==> flow/design.v <==
`timescale 1ns / 10ps
module fir(
    input clk,                               
    input signed [15:0] noisy_signal,        
    output signed [15:0] filtered_signal     
);
    integer i, j;
    localparam [143:0] COEFFS = {16'h04F6,    
                                 16'h0AE4,    
                                 16'h1089,    
                                 16'h1469,    
                                 16'h160F,    
                                 16'h1496,    
                                 16'h1089,    
                                 16'h0AE4,    
                                 16'h04F6};   
    reg signed [15:0] delayed_signal [0:8];
    reg signed [31:0] prod  [0:8];
    reg signed [32:0] sum_0 [0:4];
    reg signed [33:0] sum_1 [0:2];
    reg signed [34:0] sum_2 [0:1];
    reg signed [35:0] sum_3;
    always @(posedge clk) begin
        delayed_signal[0] <= noisy_signal;
        for (i = 1; i <= 8; i = i + 1) begin
            delayed_signal[i] <= delayed_signal[i - 1];
        end
    end
    always @(posedge clk) begin
        for (j = 0; j <= 8; j = j + 1) begin
            prod[j] <= delayed_signal[j] * $signed(COEFFS[16*j +: 16]);
        end
    end
    always @(posedge clk) begin
        sum_0[0] <= prod[0] + prod[1];
        sum_0[1] <= prod[2] + prod[3];
        sum_0[2] <= prod[4] + prod[5];
        sum_0[3] <= prod[6] + prod[7];
        sum_0[4] <= prod[8];
    end
    always @(posedge clk) begin
        sum_1[0] <= sum_0[0] + sum_0[1];
        sum_1[1] <= sum_0[2] + sum_0[3];
        sum_1[2] <= sum_0[4];
    end
    always @(posedge clk) begin
        sum_2[0] <= sum_1[0] + sum_1[1];
        sum_2[1] <= sum_1[2];
    end
    always @(posedge clk) begin
        sum_3 <= sum_2[0] + sum_2[1];
    end
    assign filtered_signal = $signed(sum_3[35:14]);
endmodule
* Step by step through the tools: fir
What the tools print for fir, step after step.
Lines are those of the file above, counted from 1.
Cell names lack the library's common part.
Not given: n/a
- Design top :: fir
- Clock :: clk
- Library :: sky130hd
- Timing corner :: tt_025C_1v80

* Word level
Source: Yosys, flattened and elaborated. Widths are those after wreduce; folded enables and synchronous resets count as part of the registers. Registers that Yosys merges into a memory's read port (data or address) are not register bits. Print and check cells do not count. Equal cells are merged and count once.
- Register bits after elaboration :: 722
- Input bits :: 17
- Output and inout bits :: 16
- Elaborated cells :: 46
- $add $sub $neg :: 8
- $mul :: 9
** Operators with widths (count)
- multiplier 16 x 14 -> 30 bit (second input constant) :: 4
- multiplier 16 x 11 -> 27 bit (second input constant) :: 4
- multiplier 16 x 13 -> 29 bit (second input constant) :: 1
- adder 30 bit :: 5
- adder 28 x 29 -> 30 bit :: 1
- adder 30 x 28 -> 30 bit :: 1
- adder 30 x 29 -> 30 bit :: 1

* Logic depth
Depth = most cells in a row (Yosys ltp): at word level without a register or memory, in the mapped netlist without a sequential cell, where the memories' decode and read muxes count.
- Word-level depth :: 1
- ABC_AREA :: 0
- Mapped depth :: 23
- Mapped depth without buffers :: 22

* Netlist
The flow's flattened synthesis, as Yosys stat reports it; memories are mapped. The netlist is that of the ABC_AREA named above (0 if unset); the other value can give another one.
** Cells by type
- dfxtp_1 :: count 683, area in all 1.37E+04 um^2
- ha_1 :: count 991, area in all 1.24E+04 um^2
- fa_1 :: count 513, area in all 1.03E+04 um^2
- inv_1 :: count 1191, area in all 4.47E+03 um^2
- xnor2_1 :: count 311, area in all 2.72E+03 um^2
- a21oi_1 :: count 333, area in all 1.67E+03 um^2
- a21o_1 :: count 209, area in all 1.57E+03 um^2
- xor2_1 :: count 131, area in all 1147.35 um^2
- nor2_1 :: count 260, area in all 975.936 um^2
- o21ai_0 :: count 144, area in all 720.691 um^2
- nand2_1 :: count 167, area in all 626.851 um^2
- o21bai_1 :: count 61, area in all 457.939 um^2
- o21a_1 :: count 50, area in all 375.36 um^2
- nor3_1 :: count 73, area in all 365.35 um^2
- nand3_1 :: count 65, area in all 325.312 um^2
- nand2b_1 :: count 45, area in all 281.52 um^2
- nor2b_1 :: count 38, area in all 237.728 um^2
- a211oi_1 :: count 30, area in all 225.216 um^2
Other cell types: 73; their cells: 459.
- Cells in the netlist :: 5754
- Chip area (Yosys) :: 0.0560913 mm^2
- Sequential area :: 0.0136731 mm^2
- Flip-flop cells :: 683
- Buffer cells :: 28

* Path before layout
OpenSTA on the mapped netlist: ideal clock, no wires. The path of least setup slack (recovery checks aside). Input and output delay are each 20% of the period. Register names are those of the netlist, which keeps one name where synthesis merged equal registers.
- Path type :: reg2reg
- Start :: register delayed_signal[4][15]
- End :: register prod[4][28]
- Period :: 6.0 ns
- Library setup time :: 0.095 ns
- Launch time at the first pin :: 0.000 ns
- Data arrival time :: 5.748 ns
- Required time :: 5.905 ns
- Slack :: 0.157 ns
- Path delay :: 5.843 ns
- Stages :: 20
- Path buffers :: 0
- Period reached after synthesis :: 5.843 ns
"path delay" is the arrival time less input delay plus setup time.
"stages" counts driving pins, that of a launching flip-flop among them; a cell with two outputs on the path counts twice.
"period reached after synthesis" is the clock period less the worst setup slack; recovery checks do not enter. This is arithmetic on one report: input and output delays are still those of the set period (20% each).
The rows between start and end are the longest chain of elaborated cells between them; the timing report does not say that the signal goes this way. Where chains are equally long, one stands for them.
A line is the first line of the expression or statement that the cell stems from. Yosys adds cells for indexed reads and writes and turns some case tables into memories.
- Cell sequence :: dfxtp_1 inv_1 fa_1 inv_1 ha_1 fa_1 fa_1 inv_1 fa_1 inv_1 ha_1 a21o_1 a21o_1 a21oi_1 o21ai_0 a311oi_2 a21boi_1 o31ai_2 or4b_1 o311ai_1
- Cells in the longest elaborated chain :: 1
- Elaborated cells on any way between the ends :: 1
- Source lines of those cells :: 1
- Classes of those cells :: mul (1)
** Ends and longest elaborated chain, post-synthesis
- start: declaration :: line 17 : reg signed [15:0] delayed_signal [0:8];
- start: assignment :: line 26 : delayed_signal[i] <= delayed_signal[i - 1];
- multiplier 16 x 14 -> 30 bit :: line 31 : prod[j] <= delayed_signal[j] * $signed(COEFFS[16*j +: 16]);
- end: assignment :: line 31
- end: declaration :: line 18 : reg signed [31:0] prod  [0:8];

* Worst path after layout
From the final timing report of job 1: the path of least setup slack in the routed layout; clock arrival at registers is part of the times.
- Path type :: reg2reg
- Start :: register delayed_signal[4][8]
- End :: register prod[4][28]
- Period :: 6.0 ns
- Library setup time :: 0.09 ns
- Launch time at the first pin :: 0.64 ns
- Data arrival time :: 6.04 ns
- Required time :: 6.54 ns
- Slack :: 0.50 ns
- Stages :: 20
- Path buffers :: 1
The rows between start and end are the longest chain of elaborated cells between them; the timing report does not say that the signal goes this way. Where chains are equally long, one stands for them.
- Cell sequence :: dfxtp_4 buf_4 ha_1 ha_1 fa_1 fa_1 fa_1 inv_1 fa_1 inv_1 ha_4 a21o_1 a21o_1 a21oi_2 o21ai_2 a311oi_2 a21boi_2 o31ai_2 or4b_1 o311ai_1
- Cells in the longest elaborated chain :: 1
- Elaborated cells on any way between the ends :: 1
- Source lines of those cells :: 1
- Classes of those cells :: mul (1)
** Ends and longest elaborated chain, post-layout
- start: declaration :: line 17 : reg signed [15:0] delayed_signal [0:8];
- start: assignment :: line 26 : delayed_signal[i] <= delayed_signal[i - 1];
- multiplier 16 x 14 -> 30 bit :: line 31 : prod[j] <= delayed_signal[j] * $signed(COEFFS[16*j +: 16]);
- end: assignment :: line 31
- end: declaration :: line 18 : reg signed [31:0] prod  [0:8];

==> results <==
Flow measurements of fir on sky130hd: 6 stored runs with different settings, listed in no order. Input and output delays are each 20% of the period that was set; the output load is 0.01 pF.

** Job 1
- Settings :: CORE_MARGIN=6; CORE_UTILIZATION=59; CTS_CLUSTER_SIZE=50; GPL_TIMING_DRIVEN=0; HOLD_SLACK_MARGIN=0.13; MIN_ROUTING_LAYER=met2; PLACE_DENSITY_LB_ADDON=0.24; SETUP_SLACK_MARGIN=1.1; SLEW_MARGIN=0; TNS_END_PERCENT=55; period_ns=6.0; CAP_MARGIN=20
- Cell area after synthesis :: 0.0560913 mm^2
- Area inside the die boundary :: 0.102615 mm^2
- Standard-cell area after routing :: 0.0637299 mm^2
- Utilization after layout :: 68.0 %
- Setup slack of the critical path :: 0.503 ns
- Final setup TNS :: 0.000 ns
- Worst-case hold slack :: 0.315 ns

** Job 2
- Settings :: CELL_PAD_IN_SITES_GLOBAL_PLACEMENT=3; CORE_UTILIZATION=65; GPL_TIMING_DRIVEN=0; PLACE_DENSITY_LB_ADDON=0.09; SETUP_SLACK_MARGIN=2.21; period_ns=9.0; CAP_MARGIN=20; CORE_MARGIN=2; SLEW_MARGIN=20
- Outcome :: unfinished; error FLW-0024 in placement

** Job 3
- Settings :: ABC_AREA=1; CAP_MARGIN=5; CELL_PAD_IN_SITES_DETAIL_PLACEMENT=2; CORE_ASPECT_RATIO=0.61; CORE_MARGIN=8; CORE_UTILIZATION=17; CTS_CLUSTER_DIAMETER=97; GPL_ROUTABILITY_DRIVEN=1; MAX_ROUTING_LAYER=met4; PLACE_DENSITY_LB_ADDON=0.29; SLEW_MARGIN=10; period_ns=3.41
- Cell area after synthesis :: 0.0658557 mm^2
- Area inside the die boundary :: 0.408172 mm^2
- Standard-cell area after routing :: 0.0941941 mm^2
- Utilization after layout :: 24.4 %
- Setup slack of the critical path :: -1.005 ns
- Final setup TNS :: -96.907 ns
- Worst-case hold slack :: 0.318 ns

** Job 4
- Settings :: CORE_MARGIN=6; CORE_UTILIZATION=40; CTS_CLUSTER_SIZE=50; HOLD_SLACK_MARGIN=0.13; MIN_ROUTING_LAYER=met1; PLACE_DENSITY_LB_ADDON=0.02; TNS_END_PERCENT=55; period_ns=6.0; CAP_MARGIN=20; SLEW_MARGIN=20
- Cell area after synthesis :: 0.0560913 mm^2
- Area inside the die boundary :: 0.149359 mm^2
- Standard-cell area after routing :: 0.0621421 mm^2
- Utilization after layout :: 44.9 %
- Setup slack of the critical path :: 0.335 ns
- Final setup TNS :: 0.000 ns
- Worst-case hold slack :: 0.319 ns

** Job 5
- Settings :: CAP_MARGIN=20; CELL_PAD_IN_SITES_DETAIL_PLACEMENT=0; CELL_PAD_IN_SITES_GLOBAL_PLACEMENT=3; CORE_UTILIZATION=51; CTS_CLUSTER_SIZE=90; GPL_ROUTABILITY_DRIVEN=1; MIN_ROUTING_LAYER=met2; PLACE_DENSITY_LB_ADDON=0.26; TNS_END_PERCENT=65; period_ns=8.12; CORE_MARGIN=2; SLEW_MARGIN=20
- Outcome :: unfinished; error FLW-0024 in placement

** Job 6
- Settings :: CORE_MARGIN=6; CORE_UTILIZATION=40; CTS_CLUSTER_SIZE=50; GPL_TIMING_DRIVEN=0; HOLD_SLACK_MARGIN=0.13; MIN_ROUTING_LAYER=met1; PLACE_DENSITY_LB_ADDON=0.02; SETUP_SLACK_MARGIN=1.1; SLEW_MARGIN=0; TNS_END_PERCENT=55; period_ns=6.0; CAP_MARGIN=20
- Cell area after synthesis :: 0.0560913 mm^2
- Area inside the die boundary :: 0.149359 mm^2
- Standard-cell area after routing :: 0.0647483 mm^2
- Utilization after layout :: 46.8 %
- Setup slack of the critical path :: 0.623 ns
- Final setup TNS :: 0.000 ns
- Worst-case hold slack :: 0.295 ns
